==> flow/design.v <==
`timescale 1ns / 1ps
`default_nettype none
module bit_extender(X,Z);
	input wire [15:0] X;
	output wire [31:0] Z;
	wire [31:0] T;
	assign T[15:0] = X[15:0];
	assign T[31] = X[15];
	assign T[30] = X[15];
	assign T[29] = X[15];
	assign T[28] = X[15];
	assign T[27] = X[15];
	assign T[26] = X[15];
	assign T[25] = X[15];
	assign T[24] = X[15];
	assign T[23] = X[15];
	assign T[22] = X[15];
	assign T[21] = X[15];
	assign T[20] = X[15];
	assign T[19] = X[15];
	assign T[18] = X[15];
	assign T[17] = X[15];
	assign T[16] = X[15];
	assign Z = T;
endmodule
`default_nettype wire
`timescale 1ns / 1ps
`default_nettype none
module mux_2to1(X,Y,C,R);
   parameter N = 32;
   input  wire [(N-1):0] X, Y;
   input  wire           C;
   output wire [(N-1):0] R;
   assign R = C ? Y : X;
endmodule
`default_nettype wire
`timescale 1ns / 1ps
`default_nettype none
module mux_4to1(W,X,Y,Z,C,R);
   parameter N = 32;
	input  wire [(N-1):0] W, X, Y, Z;
	input  wire [1:0]     C;
	output wire [(N-1):0] R;
   wire [(N-1):0] mux_lsb_0_out, mux_lsb_1_out;
   mux_2to1 #(.N(N)) MUX_LSB_0 (.X(W), .Y(X), .C(C[0]), .R(mux_lsb_0_out));
   mux_2to1 #(.N(N)) MUX_LSB_1 (.X(Y), .Y(Z), .C(C[0]), .R(mux_lsb_1_out));
   mux_2to1 #(.N(N)) MUX_MSB (.X(mux_lsb_0_out), .Y(mux_lsb_1_out), .C(C[1]), .R(R));
endmodule
`default_nettype wire
`timescale 1ns / 1ps
`default_nettype none
module mux_16to1(X1,X2,X3,X4,X5,X6,X7,X8,X9,X10,X11,X12,X13,X14,X15,X16,C,R);
   parameter N = 32;
	input  wire [(N-1):0] X1, X2, X3, X4, X5, X6, X7, X8,
                         X9, X10, X11, X12, X13, X14, X15, X16;
	input  wire [3:0]     C;
	output wire [(N-1):0] R;
   wire [(N-1):0] mux_lsb_0_out, mux_lsb_1_out, mux_lsb_2_out, mux_lsb_3_out;
   mux_4to1 #(.N(N)) MUX_LSB_0 (.W(X1), .X(X2), .Y(X3), .Z(X4), .C(C[1:0]), .R(mux_lsb_0_out));
   mux_4to1 #(.N(N)) MUX_LSB_1 (.W(X5), .X(X6), .Y(X7), .Z(X8), .C(C[1:0]), .R(mux_lsb_1_out));
   mux_4to1 #(.N(N)) MUX_LSB_2 (.W(X9), .X(X10), .Y(X11), .Z(X12), .C(C[1:0]), .R(mux_lsb_2_out));
   mux_4to1 #(.N(N)) MUX_LSB_3 (.W(X13), .X(X14), .Y(X15), .Z(X16), .C(C[1:0]), .R(mux_lsb_3_out));
   mux_4to1 #(.N(N)) MUX_MSB (.W(mux_lsb_0_out), .X(mux_lsb_1_out),
         .Y(mux_lsb_2_out), .Z(mux_lsb_3_out), .C(C[3:2]), .R(R));
endmodule
`default_nettype wire
`timescale 1ns / 1ps
`default_nettype none
module equals(X,Y,Z);
   parameter N = 32;
	input  wire [(N-1):0] X, Y;
	output wire Z;
   wire [(N-1):0] xnor_result;
   assign xnor_result = ~(X ^ Y);  
   assign Z = & xnor_result;  
endmodule
`default_nettype wire
`timescale 1ns / 1ps
`default_nettype none
module add_1bit(X,Y,C_IN,Z,C_OUT);
	input  wire X;
	input  wire Y;
	input  wire C_IN;
	output wire Z;
	output wire C_OUT;
   wire half_sum;
	assign half_sum = X ^ Y;
	assign Z = half_sum ^ C_IN;
	assign C_OUT = X ? (Y | C_IN) : (Y & C_IN);
endmodule
`default_nettype wire
`timescale 1ns / 1ps
`default_nettype none
module add_32bit(X,Y,C_IN,Z,C_OUT);
	input  wire [31:0] X;
	input  wire [31:0] Y;
	input  wire C_IN;
	output wire [31:0] Z;
	output wire C_OUT;
   wire [30:0] carry;
	add_1bit ADD0 (.X(X[0]), .Y(Y[0]), .C_IN(C_IN), .Z(Z[0]), .C_OUT(carry[0]));
	add_1bit ADD1 (.X(X[1]), .Y(Y[1]), .C_IN(carry[0]), .Z(Z[1]), .C_OUT(carry[1]));
	add_1bit ADD2 (.X(X[2]), .Y(Y[2]), .C_IN(carry[1]), .Z(Z[2]), .C_OUT(carry[2]));
	add_1bit ADD3 (.X(X[3]), .Y(Y[3]), .C_IN(carry[2]), .Z(Z[3]), .C_OUT(carry[3]));
	add_1bit ADD4 (.X(X[4]), .Y(Y[4]), .C_IN(carry[3]), .Z(Z[4]), .C_OUT(carry[4]));
	add_1bit ADD5 (.X(X[5]), .Y(Y[5]), .C_IN(carry[4]), .Z(Z[5]), .C_OUT(carry[5]));
	add_1bit ADD6 (.X(X[6]), .Y(Y[6]), .C_IN(carry[5]), .Z(Z[6]), .C_OUT(carry[6]));
	add_1bit ADD7 (.X(X[7]), .Y(Y[7]), .C_IN(carry[6]), .Z(Z[7]), .C_OUT(carry[7]));
	add_1bit ADD8 (.X(X[8]), .Y(Y[8]), .C_IN(carry[7]), .Z(Z[8]), .C_OUT(carry[8]));
	add_1bit ADD9 (.X(X[9]), .Y(Y[9]), .C_IN(carry[8]), .Z(Z[9]), .C_OUT(carry[9]));
	add_1bit ADD10 (.X(X[10]), .Y(Y[10]), .C_IN(carry[9]), .Z(Z[10]), .C_OUT(carry[10]));
	add_1bit ADD11 (.X(X[11]), .Y(Y[11]), .C_IN(carry[10]), .Z(Z[11]), .C_OUT(carry[11]));
	add_1bit ADD12 (.X(X[12]), .Y(Y[12]), .C_IN(carry[11]), .Z(Z[12]), .C_OUT(carry[12]));
	add_1bit ADD13 (.X(X[13]), .Y(Y[13]), .C_IN(carry[12]), .Z(Z[13]), .C_OUT(carry[13]));
	add_1bit ADD14 (.X(X[14]), .Y(Y[14]), .C_IN(carry[13]), .Z(Z[14]), .C_OUT(carry[14]));
	add_1bit ADD15 (.X(X[15]), .Y(Y[15]), .C_IN(carry[14]), .Z(Z[15]), .C_OUT(carry[15]));
	add_1bit ADD16 (.X(X[16]), .Y(Y[16]), .C_IN(carry[15]), .Z(Z[16]), .C_OUT(carry[16]));
	add_1bit ADD17 (.X(X[17]), .Y(Y[17]), .C_IN(carry[16]), .Z(Z[17]), .C_OUT(carry[17]));
	add_1bit ADD18 (.X(X[18]), .Y(Y[18]), .C_IN(carry[17]), .Z(Z[18]), .C_OUT(carry[18]));
	add_1bit ADD19 (.X(X[19]), .Y(Y[19]), .C_IN(carry[18]), .Z(Z[19]), .C_OUT(carry[19]));
	add_1bit ADD20 (.X(X[20]), .Y(Y[20]), .C_IN(carry[19]), .Z(Z[20]), .C_OUT(carry[20]));
	add_1bit ADD21 (.X(X[21]), .Y(Y[21]), .C_IN(carry[20]), .Z(Z[21]), .C_OUT(carry[21]));
	add_1bit ADD22 (.X(X[22]), .Y(Y[22]), .C_IN(carry[21]), .Z(Z[22]), .C_OUT(carry[22]));
	add_1bit ADD23 (.X(X[23]), .Y(Y[23]), .C_IN(carry[22]), .Z(Z[23]), .C_OUT(carry[23]));
	add_1bit ADD24 (.X(X[24]), .Y(Y[24]), .C_IN(carry[23]), .Z(Z[24]), .C_OUT(carry[24]));
	add_1bit ADD25 (.X(X[25]), .Y(Y[25]), .C_IN(carry[24]), .Z(Z[25]), .C_OUT(carry[25]));
	add_1bit ADD26 (.X(X[26]), .Y(Y[26]), .C_IN(carry[25]), .Z(Z[26]), .C_OUT(carry[26]));
	add_1bit ADD27 (.X(X[27]), .Y(Y[27]), .C_IN(carry[26]), .Z(Z[27]), .C_OUT(carry[27]));
	add_1bit ADD28 (.X(X[28]), .Y(Y[28]), .C_IN(carry[27]), .Z(Z[28]), .C_OUT(carry[28]));
	add_1bit ADD29 (.X(X[29]), .Y(Y[29]), .C_IN(carry[28]), .Z(Z[29]), .C_OUT(carry[29]));
	add_1bit ADD30 (.X(X[30]), .Y(Y[30]), .C_IN(carry[29]), .Z(Z[30]), .C_OUT(carry[30]));
	add_1bit ADD31 (.X(X[31]), .Y(Y[31]), .C_IN(carry[30]), .Z(Z[31]), .C_OUT(C_OUT));
endmodule
`default_nettype wire
`timescale 1ns / 1ps
`default_nettype none
module subtract_1bit(
   X,
   Y,
   C_IN,
   Z,
   C_OUT
);
	input  wire X;
	input  wire Y;
	input  wire C_IN;
	output wire Z;
	output wire C_OUT;
   assign Z = (X^Y)^C_IN;
   assign C_OUT = X ? (Y & C_IN) : (Y | C_IN);
endmodule
`default_nettype wire
`timescale 1ns / 1ps
`default_nettype none
module subtract_32bit(
   X,
   Y,
   C_IN,
   Z,
   C_OUT
);
	input  wire [31:0] X;
	input  wire [31:0] Y;
	input  wire C_IN;
	output wire [31:0] Z;
	output wire C_OUT;
   wire [30:0] carry;
   subtract_1bit sub1_0 (.X(X[0]), .Y(Y[0]), .C_IN(C_IN), .Z(Z[0]), .C_OUT(carry[0]));
   subtract_1bit sub1_1 (.X(X[1]), .Y(Y[1]), .C_IN(carry[0]), .Z(Z[1]), .C_OUT(carry[1]));
   subtract_1bit sub1_2 (.X(X[2]), .Y(Y[2]), .C_IN(carry[1]), .Z(Z[2]), .C_OUT(carry[2]));
   subtract_1bit sub1_3 (.X(X[3]), .Y(Y[3]), .C_IN(carry[2]), .Z(Z[3]), .C_OUT(carry[3]));
   subtract_1bit sub1_4 (.X(X[4]), .Y(Y[4]), .C_IN(carry[3]), .Z(Z[4]), .C_OUT(carry[4]));
   subtract_1bit sub1_5 (.X(X[5]), .Y(Y[5]), .C_IN(carry[4]), .Z(Z[5]), .C_OUT(carry[5]));
   subtract_1bit sub1_6 (.X(X[6]), .Y(Y[6]), .C_IN(carry[5]), .Z(Z[6]), .C_OUT(carry[6]));
   subtract_1bit sub1_7 (.X(X[7]), .Y(Y[7]), .C_IN(carry[6]), .Z(Z[7]), .C_OUT(carry[7]));
   subtract_1bit sub1_8 (.X(X[8]), .Y(Y[8]), .C_IN(carry[7]), .Z(Z[8]), .C_OUT(carry[8]));
   subtract_1bit sub1_9 (.X(X[9]), .Y(Y[9]), .C_IN(carry[8]), .Z(Z[9]), .C_OUT(carry[9]));
   subtract_1bit sub1_10 (.X(X[10]), .Y(Y[10]), .C_IN(carry[9]), .Z(Z[10]), .C_OUT(carry[10]));
   subtract_1bit sub1_11 (.X(X[11]), .Y(Y[11]), .C_IN(carry[10]), .Z(Z[11]), .C_OUT(carry[11]));
   subtract_1bit sub1_12 (.X(X[12]), .Y(Y[12]), .C_IN(carry[11]), .Z(Z[12]), .C_OUT(carry[12]));
   subtract_1bit sub1_13 (.X(X[13]), .Y(Y[13]), .C_IN(carry[12]), .Z(Z[13]), .C_OUT(carry[13]));
   subtract_1bit sub1_14 (.X(X[14]), .Y(Y[14]), .C_IN(carry[13]), .Z(Z[14]), .C_OUT(carry[14]));
   subtract_1bit sub1_15 (.X(X[15]), .Y(Y[15]), .C_IN(carry[14]), .Z(Z[15]), .C_OUT(carry[15]));
   subtract_1bit sub1_16 (.X(X[16]), .Y(Y[16]), .C_IN(carry[15]), .Z(Z[16]), .C_OUT(carry[16]));
   subtract_1bit sub1_17 (.X(X[17]), .Y(Y[17]), .C_IN(carry[16]), .Z(Z[17]), .C_OUT(carry[17]));
   subtract_1bit sub1_18 (.X(X[18]), .Y(Y[18]), .C_IN(carry[17]), .Z(Z[18]), .C_OUT(carry[18]));
   subtract_1bit sub1_19 (.X(X[19]), .Y(Y[19]), .C_IN(carry[18]), .Z(Z[19]), .C_OUT(carry[19]));
   subtract_1bit sub1_20 (.X(X[20]), .Y(Y[20]), .C_IN(carry[19]), .Z(Z[20]), .C_OUT(carry[20]));
   subtract_1bit sub1_21 (.X(X[21]), .Y(Y[21]), .C_IN(carry[20]), .Z(Z[21]), .C_OUT(carry[21]));
   subtract_1bit sub1_22 (.X(X[22]), .Y(Y[22]), .C_IN(carry[21]), .Z(Z[22]), .C_OUT(carry[22]));
   subtract_1bit sub1_23 (.X(X[23]), .Y(Y[23]), .C_IN(carry[22]), .Z(Z[23]), .C_OUT(carry[23]));
   subtract_1bit sub1_24 (.X(X[24]), .Y(Y[24]), .C_IN(carry[23]), .Z(Z[24]), .C_OUT(carry[24]));
   subtract_1bit sub1_25 (.X(X[25]), .Y(Y[25]), .C_IN(carry[24]), .Z(Z[25]), .C_OUT(carry[25]));
   subtract_1bit sub1_26 (.X(X[26]), .Y(Y[26]), .C_IN(carry[25]), .Z(Z[26]), .C_OUT(carry[26]));
   subtract_1bit sub1_27 (.X(X[27]), .Y(Y[27]), .C_IN(carry[26]), .Z(Z[27]), .C_OUT(carry[27]));
   subtract_1bit sub1_28 (.X(X[28]), .Y(Y[28]), .C_IN(carry[27]), .Z(Z[28]), .C_OUT(carry[28]));
   subtract_1bit sub1_29 (.X(X[29]), .Y(Y[29]), .C_IN(carry[28]), .Z(Z[29]), .C_OUT(carry[29]));
   subtract_1bit sub1_30 (.X(X[30]), .Y(Y[30]), .C_IN(carry[29]), .Z(Z[30]), .C_OUT(carry[30]));
   subtract_1bit sub1_31 (.X(X[31]), .Y(Y[31]), .C_IN(carry[30]), .Z(Z[31]), .C_OUT(C_OUT));
endmodule
`default_nettype wire
`timescale 1ns / 1ps
`default_nettype none
module set_less_than_32bit(X,Y,Z);
	input  wire [31:0] X;
	input  wire [31:0] Y;
	output wire Z;
   wire sign_bit_xor, sub_cout;
   wire [31:0] subtract_result;
   assign sign_bit_xor = X[31] ^ Y[31];
   subtract_32bit SUB1 (.X(X), .Y(Y), .Z(subtract_result), .C_IN(1'b0), .C_OUT(sub_cout));
   assign Z = sign_bit_xor ? X[31] : subtract_result[31];
endmodule
`default_nettype wire
`timescale 1ns / 1ps
`default_nettype none
module shift_left_1bit(X,Y,I,Z);
	input  wire [31:0] X;
	input  wire [31:0] Y;
	input  wire [31:0] I;
	output wire Z;
   wire [31:0] index;
   wire lt0, gt31, temp;
   subtract_32bit SUB (.X(I), .Y(Y), .Z(index), .C_IN(1'b0), .C_OUT(temp));
   set_less_than_32bit LT0 (.X(index), .Y(32'd0), .Z(lt0));
   set_less_than_32bit GT31 (.X(32'd31), .Y(index), .Z(gt31));
   assign Z = (lt0 | gt31) ? 1'b0 : X[index];
endmodule
`default_nettype wire
`timescale 1ns / 1ps
`default_nettype none
module shift_right_1bit(X,Y,I,V,Z);
	input  wire [31:0] X, Y, I;
   input  wire V;
	output wire Z;
   wire [31:0] index;
   wire lt32, gte0, temp;
   add_32bit ADD (.X(I), .Y(Y), .Z(index), .C_IN(1'b0), .C_OUT(temp));
   set_less_than_32bit LT32 (.X(index), .Y(32'd32), .Z(lt32));
   set_less_than_32bit GTE0 (.X(32'hffffffff), .Y(index), .Z(gte0));
   assign Z = (lt32 & gte0) ? X[index] : V;
endmodule
`default_nettype wire
`timescale 1ns / 1ps
`default_nettype none
module shift_left_32bit(X,Y,Z);
	input  wire [31:0] X;
	input  wire [31:0] Y;
	output wire [31:0] Z;
   wire [31:0] tempZ;
   shift_left_1bit BIT0 (.X(X), .Y(Y), .I(0), .Z(tempZ[0]));
   shift_left_1bit BIT1 (.X(X), .Y(Y), .I(1), .Z(tempZ[1]));
   shift_left_1bit BIT2 (.X(X), .Y(Y), .I(2), .Z(tempZ[2]));
   shift_left_1bit BIT3 (.X(X), .Y(Y), .I(3), .Z(tempZ[3]));
   shift_left_1bit BIT4 (.X(X), .Y(Y), .I(4), .Z(tempZ[4]));
   shift_left_1bit BIT5 (.X(X), .Y(Y), .I(5), .Z(tempZ[5]));
   shift_left_1bit BIT6 (.X(X), .Y(Y), .I(6), .Z(tempZ[6]));
   shift_left_1bit BIT7 (.X(X), .Y(Y), .I(7), .Z(tempZ[7]));
   shift_left_1bit BIT8 (.X(X), .Y(Y), .I(8), .Z(tempZ[8]));
   shift_left_1bit BIT9 (.X(X), .Y(Y), .I(9), .Z(tempZ[9]));
   shift_left_1bit BIT10 (.X(X), .Y(Y), .I(10), .Z(tempZ[10]));
   shift_left_1bit BIT11 (.X(X), .Y(Y), .I(11), .Z(tempZ[11]));
   shift_left_1bit BIT12 (.X(X), .Y(Y), .I(12), .Z(tempZ[12]));
   shift_left_1bit BIT13 (.X(X), .Y(Y), .I(13), .Z(tempZ[13]));
   shift_left_1bit BIT14 (.X(X), .Y(Y), .I(14), .Z(tempZ[14]));
   shift_left_1bit BIT15 (.X(X), .Y(Y), .I(15), .Z(tempZ[15]));
   shift_left_1bit BIT16 (.X(X), .Y(Y), .I(16), .Z(tempZ[16]));
   shift_left_1bit BIT17 (.X(X), .Y(Y), .I(17), .Z(tempZ[17]));
   shift_left_1bit BIT18 (.X(X), .Y(Y), .I(18), .Z(tempZ[18]));
   shift_left_1bit BIT19 (.X(X), .Y(Y), .I(19), .Z(tempZ[19]));
   shift_left_1bit BIT20 (.X(X), .Y(Y), .I(20), .Z(tempZ[20]));
   shift_left_1bit BIT21 (.X(X), .Y(Y), .I(21), .Z(tempZ[21]));
   shift_left_1bit BIT22 (.X(X), .Y(Y), .I(22), .Z(tempZ[22]));
   shift_left_1bit BIT23 (.X(X), .Y(Y), .I(23), .Z(tempZ[23]));
   shift_left_1bit BIT24 (.X(X), .Y(Y), .I(24), .Z(tempZ[24]));
   shift_left_1bit BIT25 (.X(X), .Y(Y), .I(25), .Z(tempZ[25]));
   shift_left_1bit BIT26 (.X(X), .Y(Y), .I(26), .Z(tempZ[26]));
   shift_left_1bit BIT27 (.X(X), .Y(Y), .I(27), .Z(tempZ[27]));
   shift_left_1bit BIT28 (.X(X), .Y(Y), .I(28), .Z(tempZ[28]));
   shift_left_1bit BIT29 (.X(X), .Y(Y), .I(29), .Z(tempZ[29]));
   shift_left_1bit BIT30 (.X(X), .Y(Y), .I(30), .Z(tempZ[30]));
   shift_left_1bit BIT31 (.X(X), .Y(Y), .I(31), .Z(tempZ[31]));
   mux_2to1 SPECIAL_CASE (.X(tempZ), .Y(32'b0), .C(Y[31]), .R(Z));
endmodule
`default_nettype wire
`timescale 1ns / 1ps
`default_nettype none
module shift_right_logical_32bit(X,Y,Z);
	input  wire [31:0] X;
	input  wire [31:0] Y;
	output wire [31:0] Z;
   wire [31:0] tempZ;
   shift_right_1bit BIT0 (.X(X), .Y(Y), .I(0), .V(1'b0), .Z(tempZ[0]));
   shift_right_1bit BIT1 (.X(X), .Y(Y), .I(1), .V(1'b0), .Z(tempZ[1]));
   shift_right_1bit BIT2 (.X(X), .Y(Y), .I(2), .V(1'b0), .Z(tempZ[2]));
   shift_right_1bit BIT3 (.X(X), .Y(Y), .I(3), .V(1'b0), .Z(tempZ[3]));
   shift_right_1bit BIT4 (.X(X), .Y(Y), .I(4), .V(1'b0), .Z(tempZ[4]));
   shift_right_1bit BIT5 (.X(X), .Y(Y), .I(5), .V(1'b0), .Z(tempZ[5]));
   shift_right_1bit BIT6 (.X(X), .Y(Y), .I(6), .V(1'b0), .Z(tempZ[6]));
   shift_right_1bit BIT7 (.X(X), .Y(Y), .I(7), .V(1'b0), .Z(tempZ[7]));
   shift_right_1bit BIT8 (.X(X), .Y(Y), .I(8), .V(1'b0), .Z(tempZ[8]));
   shift_right_1bit BIT9 (.X(X), .Y(Y), .I(9), .V(1'b0), .Z(tempZ[9]));
   shift_right_1bit BIT10 (.X(X), .Y(Y), .I(10), .V(1'b0), .Z(tempZ[10]));
   shift_right_1bit BIT11 (.X(X), .Y(Y), .I(11), .V(1'b0), .Z(tempZ[11]));
   shift_right_1bit BIT12 (.X(X), .Y(Y), .I(12), .V(1'b0), .Z(tempZ[12]));
   shift_right_1bit BIT13 (.X(X), .Y(Y), .I(13), .V(1'b0), .Z(tempZ[13]));
   shift_right_1bit BIT14 (.X(X), .Y(Y), .I(14), .V(1'b0), .Z(tempZ[14]));
   shift_right_1bit BIT15 (.X(X), .Y(Y), .I(15), .V(1'b0), .Z(tempZ[15]));
   shift_right_1bit BIT16 (.X(X), .Y(Y), .I(16), .V(1'b0), .Z(tempZ[16]));
   shift_right_1bit BIT17 (.X(X), .Y(Y), .I(17), .V(1'b0), .Z(tempZ[17]));
   shift_right_1bit BIT18 (.X(X), .Y(Y), .I(18), .V(1'b0), .Z(tempZ[18]));
   shift_right_1bit BIT19 (.X(X), .Y(Y), .I(19), .V(1'b0), .Z(tempZ[19]));
   shift_right_1bit BIT20 (.X(X), .Y(Y), .I(20), .V(1'b0), .Z(tempZ[20]));
   shift_right_1bit BIT21 (.X(X), .Y(Y), .I(21), .V(1'b0), .Z(tempZ[21]));
   shift_right_1bit BIT22 (.X(X), .Y(Y), .I(22), .V(1'b0), .Z(tempZ[22]));
   shift_right_1bit BIT23 (.X(X), .Y(Y), .I(23), .V(1'b0), .Z(tempZ[23]));
   shift_right_1bit BIT24 (.X(X), .Y(Y), .I(24), .V(1'b0), .Z(tempZ[24]));
   shift_right_1bit BIT25 (.X(X), .Y(Y), .I(25), .V(1'b0), .Z(tempZ[25]));
   shift_right_1bit BIT26 (.X(X), .Y(Y), .I(26), .V(1'b0), .Z(tempZ[26]));
   shift_right_1bit BIT27 (.X(X), .Y(Y), .I(27), .V(1'b0), .Z(tempZ[27]));
   shift_right_1bit BIT28 (.X(X), .Y(Y), .I(28), .V(1'b0), .Z(tempZ[28]));
   shift_right_1bit BIT29 (.X(X), .Y(Y), .I(29), .V(1'b0), .Z(tempZ[29]));
   shift_right_1bit BIT30 (.X(X), .Y(Y), .I(30), .V(1'b0), .Z(tempZ[30]));
   shift_right_1bit BIT31 (.X(X), .Y(Y), .I(31), .V(1'b0), .Z(tempZ[31]));
   mux_2to1 SPECIAL_CASE (.X(tempZ), .Y(32'b0), .C(Y[31]), .R(Z));
endmodule
`default_nettype wire
`timescale 1ns / 1ps
`default_nettype none
module shift_right_arithmetic_32bit(X,Y,Z);
	input  wire [31:0] X;
	input  wire [31:0] Y;
	output wire [31:0] Z;
   wire [31:0] tempZ;
   shift_right_1bit BIT0 (.X(X), .Y(Y), .I(0), .V(X[31]), .Z(tempZ[0]));
   shift_right_1bit BIT1 (.X(X), .Y(Y), .I(1), .V(X[31]), .Z(tempZ[1]));
   shift_right_1bit BIT2 (.X(X), .Y(Y), .I(2), .V(X[31]), .Z(tempZ[2]));
   shift_right_1bit BIT3 (.X(X), .Y(Y), .I(3), .V(X[31]), .Z(tempZ[3]));
   shift_right_1bit BIT4 (.X(X), .Y(Y), .I(4), .V(X[31]), .Z(tempZ[4]));
   shift_right_1bit BIT5 (.X(X), .Y(Y), .I(5), .V(X[31]), .Z(tempZ[5]));
   shift_right_1bit BIT6 (.X(X), .Y(Y), .I(6), .V(X[31]), .Z(tempZ[6]));
   shift_right_1bit BIT7 (.X(X), .Y(Y), .I(7), .V(X[31]), .Z(tempZ[7]));
   shift_right_1bit BIT8 (.X(X), .Y(Y), .I(8), .V(X[31]), .Z(tempZ[8]));
   shift_right_1bit BIT9 (.X(X), .Y(Y), .I(9), .V(X[31]), .Z(tempZ[9]));
   shift_right_1bit BIT10 (.X(X), .Y(Y), .I(10), .V(X[31]), .Z(tempZ[10]));
   shift_right_1bit BIT11 (.X(X), .Y(Y), .I(11), .V(X[31]), .Z(tempZ[11]));
   shift_right_1bit BIT12 (.X(X), .Y(Y), .I(12), .V(X[31]), .Z(tempZ[12]));
   shift_right_1bit BIT13 (.X(X), .Y(Y), .I(13), .V(X[31]), .Z(tempZ[13]));
   shift_right_1bit BIT14 (.X(X), .Y(Y), .I(14), .V(X[31]), .Z(tempZ[14]));
   shift_right_1bit BIT15 (.X(X), .Y(Y), .I(15), .V(X[31]), .Z(tempZ[15]));
   shift_right_1bit BIT16 (.X(X), .Y(Y), .I(16), .V(X[31]), .Z(tempZ[16]));
   shift_right_1bit BIT17 (.X(X), .Y(Y), .I(17), .V(X[31]), .Z(tempZ[17]));
   shift_right_1bit BIT18 (.X(X), .Y(Y), .I(18), .V(X[31]), .Z(tempZ[18]));
   shift_right_1bit BIT19 (.X(X), .Y(Y), .I(19), .V(X[31]), .Z(tempZ[19]));
   shift_right_1bit BIT20 (.X(X), .Y(Y), .I(20), .V(X[31]), .Z(tempZ[20]));
   shift_right_1bit BIT21 (.X(X), .Y(Y), .I(21), .V(X[31]), .Z(tempZ[21]));
   shift_right_1bit BIT22 (.X(X), .Y(Y), .I(22), .V(X[31]), .Z(tempZ[22]));
   shift_right_1bit BIT23 (.X(X), .Y(Y), .I(23), .V(X[31]), .Z(tempZ[23]));
   shift_right_1bit BIT24 (.X(X), .Y(Y), .I(24), .V(X[31]), .Z(tempZ[24]));
   shift_right_1bit BIT25 (.X(X), .Y(Y), .I(25), .V(X[31]), .Z(tempZ[25]));
   shift_right_1bit BIT26 (.X(X), .Y(Y), .I(26), .V(X[31]), .Z(tempZ[26]));
   shift_right_1bit BIT27 (.X(X), .Y(Y), .I(27), .V(X[31]), .Z(tempZ[27]));
   shift_right_1bit BIT28 (.X(X), .Y(Y), .I(28), .V(X[31]), .Z(tempZ[28]));
   shift_right_1bit BIT29 (.X(X), .Y(Y), .I(29), .V(X[31]), .Z(tempZ[29]));
   shift_right_1bit BIT30 (.X(X), .Y(Y), .I(30), .V(X[31]), .Z(tempZ[30]));
   shift_right_1bit BIT31 (.X(X), .Y(Y), .I(31), .V(X[31]), .Z(tempZ[31]));
   wire [31:0] test_minus1;
   wire [1:0] spec_cases;
   wire temp, test_gt31, test_lt0;
   add_32bit TEST_MINUS1_ADD (.X(X), .Y(32'b1), .Z(test_minus1), .C_IN(1'b0), .C_OUT(temp));
   set_less_than_32bit LT0 (.X(Y), .Y(32'b0), .Z(test_lt0));
   set_less_than_32bit GT31 (.X(32'd31), .Y(Y), .Z(test_gt31));
   assign spec_cases[0] = 1'b0;  
   assign spec_cases[1] = test_gt31 | test_lt0;
   mux_4to1 SPECIALCASES (.W(tempZ), .X(32'b0), .Y(32'b0), .Z(32'b0), .C(spec_cases), .R(Z));
endmodule
`default_nettype wire
`timescale 1ns / 1ps
`default_nettype none
module alu(X,Y,op_code,Z,overflow,equal,zero);
	input  wire [31:0] X;
	input  wire [31:0] Y;
	input  wire [3:0] op_code;
	output wire [31:0] Z;
	output wire overflow;
	output wire equal;
	output wire zero;
   wire [31:0] and_output, or_output,  xor_output, nor_output, add_output,
               sub_output, slt_output, srl_output, sra_output, sll_output;
   wire add_cout, sub_cout;
   assign and_output = X & Y;
   assign or_output  = X | Y;
   assign xor_output = X ^ Y;
   assign nor_output = ~or_output;
   add_32bit ADDER (.X(X), .Y(Y), .C_IN(1'b0), .Z(add_output), .C_OUT(add_cout));
   subtract_32bit SUBTRACTER (.X(X), .Y(Y), .C_IN(1'b0), .Z(sub_output), .C_OUT(sub_cout));
   set_less_than_32bit SLT (.X(X), .Y(Y), .Z(slt_output[0]));
   assign slt_output[31:1] = 31'b0;
   shift_right_logical_32bit SRL (.X(Y), .Y(X), .Z(srl_output));
   shift_right_arithmetic_32bit SRA (.X(Y), .Y(X), .Z(sra_output));
   shift_left_32bit SLL (.X(Y), .Y(X), .Z(sll_output));
   mux_16to1 RESULT_MUX
             (.X1(and_output),
              .X2(or_output),
              .X3(xor_output),
              .X4(nor_output),
              .X5(32'b0),
              .X6(add_output),
              .X7(sub_output),
              .X8(slt_output),
              .X9(srl_output),
              .X10(sll_output),
              .X11(sra_output),
              .X12(32'b0),
              .X13(32'b0),
              .X14(32'b0),
              .X15(32'b0),
              .X16(32'b0),
              .C(op_code),
              .R(Z));
    mux_16to1 #(.N(1)) VALIDITY_MUX
              (.X1(1'b1),
               .X2(1'b1),
               .X3(1'b1),
               .X4(1'b1),
               .X5(1'b1),  
               .X6(1'b1),
               .X7(1'b1),
               .X8(1'b1),
               .X9(1'b1),
               .X10(1'b1),
               .X11(1'b1),
               .X12(1'b0),
               .X13(1'b0),
               .X14(1'b0),
               .X15(1'b0),
               .X16(1'b0),
               .C(op_code),
               .R(is_valid));
    wire is_valid, sub_equal_0, z_equal_0, overflow_bit;
    wire [1:0] op_is_add_sub;
    equals #(.N(4)) IS_ADD (.X(op_code), .Y(4'b0101), .Z(op_is_add_sub[1]));
    equals #(.N(4)) IS_SUB (.X(op_code), .Y(4'b0110), .Z(op_is_add_sub[0]));
    equals #(.N(32)) SUB_IS_0 (.X(sub_output), .Y(32'b0), .Z(sub_equal_0));
    equals #(.N(32)) Z_IS_0 (.X(Z), .Y(32'b0), .Z(z_equal_0));
    wire sub_overflow = (X[31] ^ Y[31]) ? (X[31] ^ Z[31]) : 0;
    wire add_overflow = (X[31] ^ Y[31]) ? 0 : (X[31] ^ Z[31]);
    mux_4to1 #(.N(1)) OVERFLOW (.W(1'b0), .X(sub_overflow), .Y(add_overflow),
                                .Z(1'b0), .R(overflow_bit), .C(op_is_add_sub));
    assign equal = is_valid ? sub_equal_0 : 1'b0;
    assign zero = is_valid ? z_equal_0 : 1'b0;
    assign overflow = is_valid ? overflow_bit : 1'b0;
endmodule
`default_nettype wire
`timescale 1ns / 1ps
`default_nettype none
module alu_control(alu_op, opcode, F, op);
	input  wire [2:0] alu_op;  
   input  wire [5:0] opcode;
	input  wire [5:0] F;
	output reg [3:0] op;
	always @(*) begin
      op <= 4'b0101;  
      if (alu_op == 3'b000) begin
         if (opcode == 6'b001000) op <= 4'b0101;   
         else if (opcode == 6'b001100) op <= 4'b0000;   
         else if (opcode == 6'b001101) op <= 4'b0001;   
         else if (opcode == 6'b001010) op <= 4'b0111;   
         else if (opcode == 6'b001110) op <= 4'b0010;   
      end  
      else if (alu_op == 3'b001 || alu_op == 3'b100) op <= 4'b0101;
		else if (alu_op == 3'b010) op <= 4'b0110;
		else if (alu_op === 3'b011) begin
         if (F == 6'b100100) op <= 4'b0000;  
         else if (F == 6'b100101) op <= 4'b0001;  
         else if (F == 6'b100110) op <= 4'b0010;  
         else if (F == 6'b100111) op <= 4'b0011;  
         else if (F == 6'b100000) op <= 4'b0101;  
         else if (F == 6'b100010) op <= 4'b0110;  
         else if (F == 6'b101010) op <= 4'b0111;  
         else if (F == 6'b000010) op <= 4'b1000;  
         else if (F == 6'b000000) op <= 4'b1001;  
         else if (F == 6'b000011) op <= 4'b1010;  
		end
	end
endmodule
`default_nettype wire
`timescale 1ns / 1ps
`default_nettype none
module control_unit(cclk, rstb, I, State, PcWriteCond, PcWrite, IorD, MemRead, MemWrite,
   MemToReg, IrWrite, PcSource, AluOp, AluSrcA, AluSrcB, RegWrite, RegDst, NextState);
   input  wire cclk, rstb;
	input  wire [31:0] I;
   input  wire [3:0] State;
   output wire PcWrite, IorD, MemRead, MemWrite, MemToReg, IrWrite, RegWrite;
   output wire [1:0] PcSource, PcWriteCond, AluSrcA, AluSrcB, RegDst;
   output wire [2:0] AluOp;
   output reg  [3:0] NextState;
	wire R;   
   wire RS;  
	wire L;   
	wire S;   
	wire B;   
   wire J;   
   wire JAL;
	assign R = ~I[31] & ~I[30] & ~I[29] & ~I[28] & ~I[27] & ~I[26];
   assign RS = R & (I[5:2] == 4'b0000);
	assign L = I[31] & ~I[30] & ~I[29] & ~I[28] & I[27] & I[26];
	assign S = I[31] & ~I[30] & I[29] & ~I[28] & I[27] & I[26];
	assign B = ~I[31] & ~I[30] & ~I[29] & I[28] & ~I[27];
   assign J = (~I[31] & ~I[30] & ~I[29] & ~I[28] & I[27]) | (R & (I[20:0] == 20'd8));
   assign JAL = J & (I[31:26] == 6'b000011);
   assign PcWrite = (State == 4'b0000 | State == 4'b1001) ? 1'b1 : 1'b0;
   assign PcWriteCond = (State == 4'b1000) ? {B & I[26], B & ~I[26]} : 2'b0;
   assign IorD = (State == 4'b0011 | State == 4'b0101) ? 1'b1 : 1'b0;
   assign MemRead = (State == 4'b0000 | State == 4'b0011) ? 1'b1 : 1'b0;
   assign MemWrite = (State == 4'b0101) ? 1'b1 : 1'b0;
   assign MemToReg = (State == 4'b0100) ? 1'b1 : 1'b0;
   assign IrWrite = (State == 4'b0000) ? 1'b1 : 1'b0;
   assign RegWrite = (State == 4'b0100 | State == 4'b0111 | State == 4'b1011 | State == 4'b1101) ? 1'b1 : 1'b0;
   assign RegDst = (State == 4'b1101) ? 2'b10
         : (State == 4'b0111 ? 1'b1 : 1'b0);
   assign AluSrcA = (State == 4'b0010 | State == 4'b0110 |
         State == 4'b1000 | State == 4'b1010) ? (R & RS ? 2'b10 : 2'b01) : 2'b00;
   assign AluSrcB = (State == 4'b0000) ? 2'b01
         : ((State == 4'b0001) ? 2'b11
            : ((State == 4'b0010 | State == 4'b1010) ? 2'b10 : 2'b00));
   assign PcSource = (State == 4'b1000) ? 2'b01
         : ((State == 4'b1001) ? (R ? 2'b11 : 2'b10) : 2'b00);
	assign AluOp = (State == 4'b0000 | State == 4'b0001) ? 3'b100
      : (R ? 3'b011
         : (B ? 3'b010
            : ((L | S) ? 3'b001 : 3'b000)));
   always @(posedge cclk) begin
      if (~rstb) begin
         NextState <= 4'b0000;
      end else begin
         case (State)
         4'b0000: NextState <= 4'b0001;
         4'b0001: begin
            if (JAL) NextState <= 4'b1101;
            else if (J) NextState <= 4'b1001;
            else if (B) NextState <= 4'b1000;
            else if (L | S) NextState <= 4'b0010;
            else if (R) NextState <= 4'b0110;
            else NextState <= 4'b1010;
         end
         4'b0010: begin
            if (L) NextState <= 4'b0011;
            else if (S) NextState <= 4'b0101;
            else NextState <= 4'b1111;
         end
         4'b0011: begin
            if (L) NextState <= 4'b0100;
            else NextState <= 4'b1111;
         end
         4'b0100: begin
            if (L) NextState <= 4'b0000;
            else NextState <= 4'b1111;
         end
         4'b0101: begin
            if (S) NextState <= 4'b1100;
            else NextState <= 4'b1111;
         end
         4'b0110: begin
            if (R) NextState <= 4'b0111;
            else NextState <= 4'b1111;
         end
         4'b0111: begin
            if (R) NextState <= 4'b0000;
            else NextState <= 4'b1111;
         end
         4'b1000: begin
            if (B) NextState <= 4'b1100;
            else NextState <= 4'b1111;
         end
         4'b1001: begin
            if (J) NextState <= 4'b1100;
            else NextState <= 4'b1111;
         end
         4'b1010: begin
            if (~R && ~J) NextState <= 4'b1011;
            else NextState <= 4'b1111;
         end
         4'b1011: begin
            if (~R && ~J) NextState <= 4'b0000;
            else NextState <= 4'b1111;
         end
         4'b1100: NextState <= 4'b0000;
         4'b1101: begin
            if (JAL) NextState <= 4'b1001;
            else NextState <= 4'b1111;
         end
         default: NextState <= 4'b1111;
         endcase
      end
   end
endmodule
`default_nettype wire
`timescale 1ns / 1ps
`default_nettype none
module register_file(cclk,rstb,write,read_reg_0,read_reg_1,write_reg,write_data,reg0,reg1);
	input  wire cclk;
	input  wire rstb;
	input  wire write;
	input  wire [4:0] read_reg_0;
	input  wire [4:0] read_reg_1;
	input  wire [4:0] write_reg;
	input  wire [31:0] write_data;
	output wire [31:0] reg0;
	output wire [31:0] reg1;
   reg [31:0] registers[31:0];
   assign reg0 = registers[read_reg_0];
   assign reg1 = registers[read_reg_1];
   always @(posedge cclk) begin
      if (~rstb) begin
         registers[0] <= 32'b0;
         registers[1] <= 32'b0;
         registers[2] <= 32'b0;
         registers[3] <= 32'b0;
         registers[4] <= 32'b0;
         registers[5] <= 32'b0;
         registers[6] <= 32'b0;
         registers[7] <= 32'b0;
         registers[8] <= 32'b0;
         registers[9] <= 32'b0;
         registers[10] <= 32'b0;
         registers[11] <= 32'b0;
         registers[12] <= 32'b0;
         registers[13] <= 32'b0;
         registers[14] <= 32'b0;
         registers[15] <= 32'b0;
         registers[16] <= 32'b0;
         registers[17] <= 32'b0;
         registers[18] <= 32'b0;
         registers[19] <= 32'b0;
         registers[20] <= 32'b0;
         registers[21] <= 32'b0;
         registers[22] <= 32'b0;
         registers[23] <= 32'b0;
         registers[24] <= 32'b0;
         registers[25] <= 32'b0;
         registers[26] <= 32'b0;
         registers[27] <= 32'b0;
         registers[28] <= 32'b0;
         registers[29] <= 32'b0;
         registers[30] <= 32'b0;
         registers[31] <= 32'b0;
      end else begin
         if (write) begin
            registers[write_reg] <= write_data;
         end
      end
   end
endmodule
`default_nettype wire
`timescale 1ns/1ps
`default_nettype none
module mips(clk, rstb, mem_wr_data, mem_addr, mem_rd_data, mem_wr_ena, PC);
	input wire clk, rstb;
	output wire mem_wr_ena;
	output wire [31:0] mem_wr_data, mem_addr;
	input wire [31:0] mem_rd_data;             
	output reg [31:0] PC;
   reg  [31:0] MemDataReg, InstReg, RegA, RegB, AluOut;
   wire [4:0] RegFile_WriteAddr;
   wire [31:0] RegFile_WriteData;
   wire [31:0] RegFile_Data0, RegFile_Data1, AluAMux, AluBMux;
   wire Ctl_PcWrite, Ctl_IorD, Ctl_MemRead, Ctl_MemWrite,
        Ctl_MemToReg, Ctl_IrWrite, Ctl_RegWrite;
   wire [1:0] Ctl_PcWriteCond, Ctl_PcSource, Ctl_AluSrcA, Ctl_AluSrcB, Ctl_RegDst;
   wire [2:0] Ctl_AluOp;
   wire [3:0] Ctl_State;
   wire [3:0] AluCtl_AluOpcode;
   wire Alu_Zero;
   wire [31:0] Alu_Z;
   wire [31:0] SignExtend_Out;
   assign mem_addr = Ctl_IorD ? AluOut : PC;
   assign mem_wr_data = RegB;
   assign mem_wr_ena = Ctl_MemWrite;
   assign RegFile_WriteAddr = Ctl_RegDst[1] ? 5'd31 : (Ctl_RegDst[0] ? InstReg[15:11] : InstReg[20:16]);
   assign RegFile_WriteData = Ctl_RegDst[1] ? PC : (Ctl_MemToReg ? mem_rd_data : AluOut);
   assign AluAMux = Ctl_AluSrcA[1] ? InstReg[10:6] : (Ctl_AluSrcA[0] ? RegA : PC);
   assign AluBMux = Ctl_AluSrcB[1]
      ? (Ctl_AluSrcB[0] ? {SignExtend_Out[29:0],2'b0} : SignExtend_Out)
      : (Ctl_AluSrcB[0] ? 32'd4 : RegB);
	register_file REGFILE (.cclk(clk), .rstb(rstb), .write(Ctl_RegWrite),
         .write_reg(RegFile_WriteAddr), .write_data(RegFile_WriteData),
         .read_reg_0(InstReg[25:21]), .read_reg_1(InstReg[20:16]),
         .reg0(RegFile_Data0), .reg1(RegFile_Data1));
   control_unit CONTROL (.cclk(clk), .rstb(rstb), .I(InstReg), .State(Ctl_State),
      .PcWriteCond(Ctl_PcWriteCond), .PcWrite(Ctl_PcWrite), .IorD(Ctl_IorD),
      .MemRead(Ctl_MemRead), .MemWrite(Ctl_MemWrite), .MemToReg(Ctl_MemToReg),
      .IrWrite(Ctl_IrWrite), .PcSource(Ctl_PcSource), .AluOp(Ctl_AluOp),
      .AluSrcA(Ctl_AluSrcA), .AluSrcB(Ctl_AluSrcB), .RegWrite(Ctl_RegWrite),
      .RegDst(Ctl_RegDst), .NextState(Ctl_State));
   alu_control ALU_CONTROL (.alu_op(Ctl_AluOp),
      .opcode(InstReg[31:26]), .F(InstReg[5:0]), .op(AluCtl_AluOpcode));
   alu ALU (.X(AluAMux), .Y(AluBMux), .op_code(AluCtl_AluOpcode), .Z(Alu_Z), .zero(Alu_Zero));
   bit_extender SIGN_EXTEND (.X(InstReg[15:0]), .Z(SignExtend_Out));
   always @(posedge clk) begin
      if (~rstb) begin
         MemDataReg <= 32'b0;
         InstReg <= 32'b0;
         RegA <= 32'b0;
         RegB <= 32'b0;
         AluOut <= 32'b0;
         PC <= 32'h00400000;
      end else begin
         RegA <= RegFile_Data0;
         RegB <= RegFile_Data1;
         if (Ctl_MemToReg) MemDataReg <= mem_rd_data;
         if (Ctl_IrWrite) InstReg <= mem_rd_data;
         AluOut <= Alu_Z;
         if (Ctl_PcWrite || (Ctl_PcWriteCond[0] & Alu_Zero) ||
              (Ctl_PcWriteCond[1] & ~Alu_Zero)) begin
            case (Ctl_PcSource)
            2'b00: PC <= Alu_Z;
            2'b01: PC <= AluOut;
            2'b10: PC <= {PC[31:28], InstReg[25:0], 2'b0};
            2'b11: PC <= RegA;
            endcase
         end
      end
   end
endmodule
`default_nettype wire
Reports on mips
The steps from the RTL of mips to its reports follow in flow order.
Line numbers count from 1 in the design file above.
Cell names lack the library's common part.
{"block": "design", "top": "mips", "clk_port": "clk", "lib": "sky130hd", "corner": "tt_025C_1v80"}

Elaborated design
Source: Yosys, flattened and elaborated, memories not mapped. Widths are those after wreduce. Registers that Yosys merges into a memory's read port (data or address) are not register bits. Print and check cells do not count.
Yosys's memory passes give these memory sizes; they may raise the number of words (mostly to a power of two), join words into wider ones and drop unused or constant bits.
{"block": "word_totals", "latch_bits": 0, "mem_count": 1, "inputBits": 34, "ram_bits": 1024, "mem_bits_ro": 0, "word_cells": 5945, "reg_bits": 100, "output_inout_bits": 97}
{"block": "classes", "n_eq": 36, "n_addsub": 0, "n_mul": 0, "div": 0, "cmp": 0, "n_logic": 4642, "n_reduce_logical": 13, "n_mux": 1184, "shifts": 64}
{"block": "memory_table", "name": "REGFILE.registers", "words": 32, "width": 32, "line_no": 612, "text": "reg [31:0] registers[31:0];"}
{"block": "ops", "cell": "32-bit by 32-bit variable part select with 1-bit output", "count": 64}
{"block": "ops", "cell": "1-bit XOR", "count": 1879}
{"block": "ops", "cell": "1-bit bitwise OR", "count": 1762}
{"block": "ops", "cell": "1-bit 2-to-1 mux", "count": 1105}
{"block": "ops", "cell": "1-bit bitwise AND", "count": 949}
{"block": "ops", "cell": "32-bit 2-to-1 mux", "count": 24}
{"block": "ops", "cell": "32-bit case mux with 4-bit select", "count": 1}
{"block": "ops", "cell": "4-bit 2-to-1 mux", "count": 30}
{"block": "ops", "cell": "32-bit NOT", "count": 2}
{"block": "ops", "cell": "4-bit case mux with 14-bit select", "count": 1}
{"block": "ops", "cell": "1-bit NOT", "count": 47}
{"block": "ops", "cell": "6-bit equality test (second input constant)", "count": 7}
{"block": "ops", "cell": "32-bit bitwise AND", "count": 1}
{"block": "ops", "cell": "32-bit bitwise OR", "count": 1}
{"block": "ops", "cell": "32-bit XOR", "count": 1}
{"block": "ops", "cell": "32-bit AND reduction", "count": 1}
{"block": "ops", "cell": "6-bit by 4-bit equality test with 1-bit output (second input constant)", "count": 5}
{"block": "ops", "cell": "4-bit equality test (second input constant)", "count": 6}
{"block": "ops", "cell": "2-bit 2-to-1 mux", "count": 12}
{"block": "ops", "cell": "21-bit by 4-bit equality test with 1-bit output (second input constant)", "count": 1}
{"block": "ops", "cell": "5-bit 2-to-1 mux", "count": 4}
{"block": "ops", "cell": "6-bit by 2-bit equality test with 1-bit output (second input constant)", "count": 3}
{"block": "ops", "cell": "3-bit 2-to-1 mux", "count": 6}
{"block": "ops", "cell": "17-bit 2-to-1 mux", "count": 1}
{"block": "ops", "cell": "4-bit by 3-bit equality test with 1-bit output (second input constant)", "count": 4}
{"block": "ops", "cell": "4-bit by 2-bit equality test with 1-bit output (second input constant)", "count": 2}
{"block": "ops", "cell": "4-bit zero test", "count": 2}
{"block": "ops", "cell": "6-bit zero test", "count": 1}
Other operator kinds: 13; their cells: 17.

Depth
Yosys ltp: most cells in a row. Word level: on the elaborated netlist, between registers, memories and ports. Mapped: between sequential cells and ports; inverters and the memories' decode and read muxes count.
{"block": "depth", "depth_word": 86, "ABC_AREA": 0, "mapped_depth": 63, "ltp_nobuf": 54}

Synthesis result
Source: synth_stat.txt of the flow (Yosys; design flattened, memories mapped). It holds for the ABC_AREA given above (unset counts as 0); a run with the other value may have another netlist.
Totals and module areas in this step are rounded.
{"block": "by_type", "cell_type": "edfxtp_1", "count": 1024, "type_area_um2": 3.07E+04}
{"block": "by_type", "cell_type": "ha_1", "count": 1760, "type_area_um2": 2.2E+04}
{"block": "by_type", "cell_type": "mux4_2", "count": 712, "type_area_um2": 1.6E+04}
{"block": "by_type", "cell_type": "nor2_1", "count": 1396, "type_area_um2": 5.24E+03}
{"block": "by_type", "cell_type": "dfxtp_1", "count": 174, "type_area_um2": 3.48E+03}
{"block": "by_type", "cell_type": "mux2i_1", "count": 252, "type_area_um2": 2.52E+03}
{"block": "by_type", "cell_type": "nor4_1", "count": 374, "type_area_um2": 2.34E+03}
{"block": "by_type", "cell_type": "clkbuf_1", "count": 447, "type_area_um2": 1.68E+03}
{"block": "by_type", "cell_type": "nand2_1", "count": 383, "type_area_um2": 1.44E+03}
{"block": "by_type", "cell_type": "o21ai_0", "count": 170, "type_area_um2": 850.816}
{"block": "by_type", "cell_type": "a21oi_1", "count": 158, "type_area_um2": 790.758}
{"block": "by_type", "cell_type": "nand3_1", "count": 128, "type_area_um2": 640.614}
{"block": "by_type", "cell_type": "mux2_2", "count": 52, "type_area_um2": 585.562}
{"block": "by_type", "cell_type": "nor3_1", "count": 115, "type_area_um2": 575.552}
{"block": "by_type", "cell_type": "nand4_1", "count": 82, "type_area_um2": 512.992}
{"block": "by_type", "cell_type": "inv_1", "count": 128, "type_area_um2": 480.461}
{"block": "by_type", "cell_type": "o211ai_1", "count": 55, "type_area_um2": 412.896}
{"block": "by_type", "cell_type": "a211oi_1", "count": 46, "type_area_um2": 345.331}
Not listed: further types 103, cells in them 933.
{"block": "synth_totals", "buf_cells": 584, "ffs": 1198, "mapped_area_um2": 97900, "seq_area_um2": 34200, "cell_count": 8389}
By module: a second synthesis without flattening, with its own total; a netlist apart from the flattened one above.
{"block": "unflattened", "cells_unflattened": 43791, "area_unflattened_um2": 423000}
Each row is one instance without its submodules.
{"block": "by_module", "mod": "subtract_1bit", "cells": 4, "instances": 7296, "seq_area_um2": 0.0, "area_um2": 32.5}
{"block": "by_module", "mod": "add_1bit", "cells": 2, "instances": 2080, "seq_area_um2": 0.0, "area_um2": 33.8}
{"block": "by_module", "mod": "register_file", "cells": 4646, "instances": 1, "seq_area_um2": 30700, "area_um2": 55900}
{"block": "by_module", "mod": "shift_right_1bit", "cells": 34, "instances": 64, "seq_area_um2": 0.0, "area_um2": 358}
{"block": "by_module", "mod": "shift_left_1bit", "cells": 26, "instances": 32, "seq_area_um2": 0.0, "area_um2": 342}
{"block": "by_module", "mod": "mux_2to1 #(N=32)", "cells": 36, "instances": 18, "seq_area_um2": 0.0, "area_um2": 544}
{"block": "by_module", "mod": "mips", "cells": 784, "instances": 1, "seq_area_um2": 3200, "area_um2": 7930}
{"block": "by_module", "mod": "set_less_than_32bit", "cells": 4, "instances": 195, "seq_area_um2": 0.0, "area_um2": 16.3}
{"block": "by_module", "mod": "alu", "cells": 200, "instances": 1, "seq_area_um2": 0.0, "area_um2": 1610}
{"block": "by_module", "mod": "mux_2to1", "cells": 36, "instances": 2, "seq_area_um2": 0.0, "area_um2": 544}
{"block": "by_module", "mod": "control_unit", "cells": 127, "instances": 1, "seq_area_um2": 80.1, "area_um2": 823}
{"block": "by_module", "mod": "equals #(N=32)", "cells": 43, "instances": 2, "seq_area_um2": 0.0, "area_um2": 347}
{"block": "by_module", "mod": "mux_2to1 #(N=1)", "cells": 1, "instances": 18, "seq_area_um2": 0.0, "area_um2": 15.0}
{"block": "by_module", "mod": "bit_extender", "cells": 32, "instances": 1, "seq_area_um2": 0.0, "area_um2": 240}
Further modules, not shown: 12.

Timing after synthesis
OpenSTA on the mapped netlist: ideal clock, no wires. The path of least setup slack (recovery checks aside). Input and output delay are each 20% of the period. Register names are those of the netlist, which keeps one name where synthesis merged equal registers.
{"block": "synth_timing", "path_type": "register to register", "start": "register InstReg[4]", "end": "register PC[22]", "driving_pins": 52, "setup_ns": 0.125, "setup_slack_ns": 0.902, "required_time_ns": 12.875, "arrival_ns": 11.973, "period_ns": 13.0, "t_first_pin_ns": 0.000, "path_buffers": 5, "path_delay_ns": 12.098, "period_less_setup_slack_ns": 12.098}
"path_delay_ns" is the arrival time less input delay plus setup time.
"driving_pins" counts driving pins, that of a launching flip-flop among them; a cell with two outputs on the path counts twice.
"period_less_setup_slack_ns" is the clock period less the worst setup slack; recovery checks do not enter. This is arithmetic on one report: input and output delays are still those of the set period (20% each).
The rows between start and end are the longest chain of elaborated cells between them; the timing report does not say that the signal goes this way. Where chains are equally long, one stands for them.
Each line given opens the expression or statement behind the cell; cells for indexed reads and writes are added by Yosys, which also makes memories of some case tables.
A register here has more assigning lines than the two given.
{"block": "synth_between", "cell_sequence": "dfxtp_1 buf_6 or4_4 buf_6 nor4_4 or2_2 clkbuf_1 inv_1 ha_1 ha_1 ha_1 ha_1 ha_1 ha_1 ha_1 ha_1 ha_1 ha_1 (+16 left out) nor4_1 nand3_1 or3_1 a222oi_1 a31oi_1 a2111oi_0 a32oi_1 a2111oi_0 nand4_1 nor4_1 nand4_1 nor4_2 nand4_1 nor4_4 nor3_1 buf_6 buf_6 mux2i_1", "elab_chain_len": 80, "cells_between": 5807, "classes_between": "eq/ne: 9; shift: 64; mux: 1129; logic: 4600; reduce/logical: 5"}
{"block": "synth_rtl", "element": "start: declaration", "line_no": 665, "text": "reg  [31:0] MemDataReg, InstReg, RegA, RegB, AluOut;"}
{"block": "synth_rtl", "element": "start: assignment", "line_no": 704, "text": "InstReg <= 32'b0;"}
{"block": "synth_rtl", "element": "start: assignment", "line_no": 713, "text": "if (Ctl_IrWrite) InstReg <= mem_rd_data;"}
{"block": "synth_rtl", "element": "4-bit zero test", "line_no": 507, "text": "assign RS = R & (I[5:2] == 4'b0000);"}
{"block": "synth_rtl", "element": "1-bit bitwise AND", "line_no": 507}
{"block": "synth_rtl", "element": "1-bit bitwise AND", "line_no": 524, "text": "State == 4'b1000 | State == 4'b1010) ? (R & RS ? 2'b10 : 2'b01) : 2'b00;"}
{"block": "synth_rtl", "element": "2-bit 2-to-1 mux", "line_no": 524}
{"block": "synth_rtl", "element": "2-bit 2-to-1 mux", "line_no": 523, "text": "assign AluSrcA = (State == 4'b0010 | State == 4'b0110 |"}
{"block": "synth_rtl", "element": "32-bit 2-to-1 mux x2", "line_no": 683, "text": "assign AluAMux = Ctl_AluSrcA[1] ? InstReg[10:6] : (Ctl_AluSrcA[0] ? RegA : PC);"}
{"block": "synth_rtl", "element": "1-bit 2-to-1 mux", "line_no": 150, "text": "assign C_OUT = X ? (Y & C_IN) : (Y | C_IN);"}
{"block": "synth_rtl", "element": "(+61 left out)"}
{"block": "synth_rtl", "element": "1-bit 2-to-1 mux", "line_no": 212, "text": "assign Z = sign_bit_xor ? X[31] : subtract_result[31];"}
{"block": "synth_rtl", "element": "32-bit 2-to-1 mux x4", "line_no": 34, "text": "assign R = C ? Y : X;"}
{"block": "synth_rtl", "element": "32-bit NOT", "line_no": 74, "text": "assign xnor_result = ~(X ^ Y);"}
{"block": "synth_rtl", "element": "32-bit AND reduction", "line_no": 75, "text": "assign Z = & xnor_result;"}
{"block": "synth_rtl", "element": "1-bit 2-to-1 mux", "line_no": 451, "text": "assign zero = is_valid ? z_equal_0 : 1'b0;"}
{"block": "synth_rtl", "element": "1-bit bitwise AND", "line_no": 715, "text": "if (Ctl_PcWrite || (Ctl_PcWriteCond[0] & Alu_Zero) ||"}
{"block": "synth_rtl", "element": "1-bit logical OR x2", "line_no": 715}
{"block": "synth_rtl", "element": "end: assignment", "line_no": 718, "text": "2'b00: PC <= Alu_Z;"}
{"block": "synth_rtl", "element": "end: assignment", "line_no": 719, "text": "2'b01: PC <= AluOut;"}
{"block": "synth_rtl", "element": "end: declaration", "line_no": 664, "text": "output reg [31:0] PC;"}

Timing after layout
Path of least setup slack in the final report of run 1 (OpenROAD, finished layout, wires in). Where an end is a register, its clock arrival counts in the times.
{"block": "layout_timing", "path_type": "register to register", "start": "register CONTROL.NextState", "end": "register PC[6]", "setup_slack_ns": -4.03, "arrival_ns": 11.96, "path_buffers": 11, "required_time_ns": 7.93, "t_first_pin_ns": 0.74, "setup_ns": 0.07, "driving_pins": 60, "period_ns": 7.24}
Where an end lacks its bit number, it is one bit of the signal, or one of the new flip-flops if synthesis recoded a state register.
The rows between start and end are the longest chain of elaborated cells between them; the timing report does not say that the signal goes this way. Where chains are equally long, one stands for them.
A register here has more assigning lines than the two given.
{"block": "layout_between", "cell_sequence": "dfxtp_2 or4_4 buf_12 mux2i_2 a311oi_4 buf_12 buf_6 buf_6 buf_6 ha_4 inv_4 ha_4 ha_4 ha_4 ha_4 ha_4 ha_4 ha_4 (+24 left out) buf_4 a31oi_4 buf_6 and3b_2 a32oi_2 a2111oi_2 nand4_1 nor4_2 nand4_1 nor4_4 buf_4 and4_4 a211oi_4 buf_6 nor3_4 buf_6 buf_12 mux2i_1", "elab_chain_len": 80, "cells_between": 5815, "classes_between": "eq/ne: 13; shift: 64; mux: 1127; logic: 4604; reduce/logical: 7"}
{"block": "layout_rtl", "element": "start: declaration", "line_no": 498, "text": "output reg  [3:0] NextState;"}
{"block": "layout_rtl", "element": "start: assignment", "line_no": 536, "text": "NextState <= 4'b0000;"}
{"block": "layout_rtl", "element": "start: assignment", "line_no": 539, "text": "4'b0000: NextState <= 4'b0001;"}
{"block": "layout_rtl", "element": "4-bit by 2-bit equality test with 1-bit output", "line_no": 527, "text": ": ((State == 4'b0010 | State == 4'b1010) ? 2'b10 : 2'b00));"}
{"block": "layout_rtl", "element": "1-bit bitwise OR", "line_no": 527}
{"block": "layout_rtl", "element": "2-bit 2-to-1 mux", "line_no": 527}
{"block": "layout_rtl", "element": "2-bit 2-to-1 mux", "line_no": 526, "text": ": ((State == 4'b0001) ? 2'b11"}
{"block": "layout_rtl", "element": "2-bit 2-to-1 mux", "line_no": 525, "text": "assign AluSrcB = (State == 4'b0000) ? 2'b01"}
{"block": "layout_rtl", "element": "32-bit 2-to-1 mux", "line_no": 686, "text": ": (Ctl_AluSrcB[0] ? 32'd4 : RegB);"}
{"block": "layout_rtl", "element": "32-bit 2-to-1 mux", "line_no": 684, "text": "assign AluBMux = Ctl_AluSrcB[1]"}
{"block": "layout_rtl", "element": "(+62 left out)"}
{"block": "layout_rtl", "element": "1-bit 2-to-1 mux", "line_no": 212, "text": "assign Z = sign_bit_xor ? X[31] : subtract_result[31];"}
{"block": "layout_rtl", "element": "32-bit 2-to-1 mux x4", "line_no": 34, "text": "assign R = C ? Y : X;"}
{"block": "layout_rtl", "element": "32-bit NOT", "line_no": 74, "text": "assign xnor_result = ~(X ^ Y);"}
{"block": "layout_rtl", "element": "32-bit AND reduction", "line_no": 75, "text": "assign Z = & xnor_result;"}
{"block": "layout_rtl", "element": "1-bit 2-to-1 mux", "line_no": 451, "text": "assign zero = is_valid ? z_equal_0 : 1'b0;"}
{"block": "layout_rtl", "element": "1-bit bitwise AND", "line_no": 715, "text": "if (Ctl_PcWrite || (Ctl_PcWriteCond[0] & Alu_Zero) ||"}
{"block": "layout_rtl", "element": "1-bit logical OR x2", "line_no": 715}
{"block": "layout_rtl", "element": "end: assignment", "line_no": 718, "text": "2'b00: PC <= Alu_Z;"}
{"block": "layout_rtl", "element": "end: assignment", "line_no": 719, "text": "2'b01: PC <= AluOut;"}
{"block": "layout_rtl", "element": "end: declaration", "line_no": 664, "text": "output reg [31:0] PC;"}

Subject: mips on sky130hd, stored results

Hello all,

Design mips on sky130hd. What follows are 6 stored runs of the flow, each under its own settings; their order means nothing. The constraints put input and output delay at 20% of the set period each and load the outputs with 0.01 pF.
By "worstPathTime_ns" is meant the share of the clock period that the worst setup path is allowed (20% is reserved at inputs, 20% at outputs), minus its slack. Clock arrival times at its registers enter into it.
"power_total_w" rests on the timing tool's default activity at the inputs, not on a simulated workload.
Measured values are rounded.

{"run": "run 1", "settings": { "CAP_MARGIN": 15, "CORE_ASPECT_RATIO": 0.74, "CORE_MARGIN": 7, "CORE_UTILIZATION": 25, "CTS_CLUSTER_DIAMETER": 74, "CTS_CLUSTER_SIZE": 79, "GPL_ROUTABILITY_DRIVEN": 0, "GPL_TIMING_DRIVEN": 1, "HOLD_SLACK_MARGIN": 0.11, "PLACE_DENSITY_LB_ADDON": 0.08, "SLEW_MARGIN": 0, "TNS_END_PERCENT": 80, "period_ns": 7.24 }, "results": { "die_area_um2": 410000, "yosys_chip_area_um2": 97900, "worstPathTime_ns": 11.27, "worstPathKind": "register to register", "final_cell_area_um2": 126000, "hold_worst_slack_ns": 0.482, "fin_tns_ns": -188, "power_total_w": 0.0273, "setup_ws_ns": -4.03 }}
{"run": "run 2", "settings": { "CAP_MARGIN": 40, "CELL_PAD_IN_SITES_DETAIL_PLACEMENT": 1, "CORE_ASPECT_RATIO": 0.74, "CORE_MARGIN": 7, "CORE_UTILIZATION": 19, "CTS_CLUSTER_DIAMETER": 216, "CTS_CLUSTER_SIZE": 79, "GPL_ROUTABILITY_DRIVEN": 1, "GPL_TIMING_DRIVEN": 0, "HOLD_SLACK_MARGIN": 0.11, "MAX_ROUTING_LAYER": "met4", "MIN_ROUTING_LAYER": "met2", "PLACE_DENSITY_LB_ADDON": 0.08, "SETUP_SLACK_MARGIN": 1.83, "SLEW_MARGIN": 5, "TNS_END_PERCENT": 80, "period_ns": 7.24 }, "outcome": "unfinished; error GRT-0116 in routing"}
{"run": "run 3", "settings": { "CAP_MARGIN": 15, "CORE_ASPECT_RATIO": 0.74, "CORE_UTILIZATION": 25, "CTS_CLUSTER_DIAMETER": 74, "CTS_CLUSTER_SIZE": 79, "GPL_TIMING_DRIVEN": 0, "HOLD_SLACK_MARGIN": 0.11, "PLACE_DENSITY_LB_ADDON": 0.08, "SETUP_SLACK_MARGIN": 0.86, "TNS_END_PERCENT": 65, "period_ns": 7.76, "CORE_MARGIN": 2, "SLEW_MARGIN": 20 }, "results": { "die_area_um2": 397000, "yosys_chip_area_um2": 97900, "worstPathTime_ns": 11.79, "worstPathKind": "register to register", "final_cell_area_um2": 118000, "hold_worst_slack_ns": 0.498, "fin_tns_ns": -187, "power_total_w": 0.023, "setup_ws_ns": -4.03 }}
{"run": "run 4", "settings": { "CELL_PAD_IN_SITES_DETAIL_PLACEMENT": 2, "CORE_ASPECT_RATIO": 0.69, "CORE_MARGIN": 6, "CORE_UTILIZATION": 56, "CTS_CLUSTER_DIAMETER": 262, "CTS_CLUSTER_SIZE": 47, "SLEW_MARGIN": 30, "TNS_END_PERCENT": 20, "period_ns": 7.87, "CAP_MARGIN": 20 }, "outcome": "unfinished; error DPL-0033 in placement"}
{"run": "run 5", "settings": { "CAP_MARGIN": 5, "CELL_PAD_IN_SITES_DETAIL_PLACEMENT": 1, "CORE_ASPECT_RATIO": 0.74, "CORE_MARGIN": 7, "CORE_UTILIZATION": 25, "CTS_CLUSTER_DIAMETER": 340, "CTS_CLUSTER_SIZE": 79, "GPL_ROUTABILITY_DRIVEN": 1, "GPL_TIMING_DRIVEN": 1, "HOLD_SLACK_MARGIN": 0.11, "MAX_ROUTING_LAYER": "met4", "MIN_ROUTING_LAYER": "met2", "PLACE_DENSITY_LB_ADDON": 0.08, "SLEW_MARGIN": 0, "TNS_END_PERCENT": 80, "period_ns": 7.24 }, "results": { "die_area_um2": 410000, "yosys_chip_area_um2": 97900, "worstPathTime_ns": 11.94, "worstPathKind": "register to register", "final_cell_area_um2": 129000, "hold_worst_slack_ns": 0.550, "fin_tns_ns": -216, "power_total_w": 0.027, "setup_ws_ns": -4.70 }}
{"run": "run 6", "settings": { "CORE_MARGIN": 6, "SLEW_MARGIN": 30, "period_ns": 13.0, "CAP_MARGIN": 20, "CORE_UTILIZATION": 40 }, "results": { "die_area_um2": 257000, "yosys_chip_area_um2": 97900, "worstPathTime_ns": 12.70, "worstPathKind": "register to register", "final_cell_area_um2": 108000, "hold_worst_slack_ns": 0.465, "fin_tns_ns": 0.000, "power_total_w": 0.0133, "setup_ws_ns": 0.296 }}

Thanks
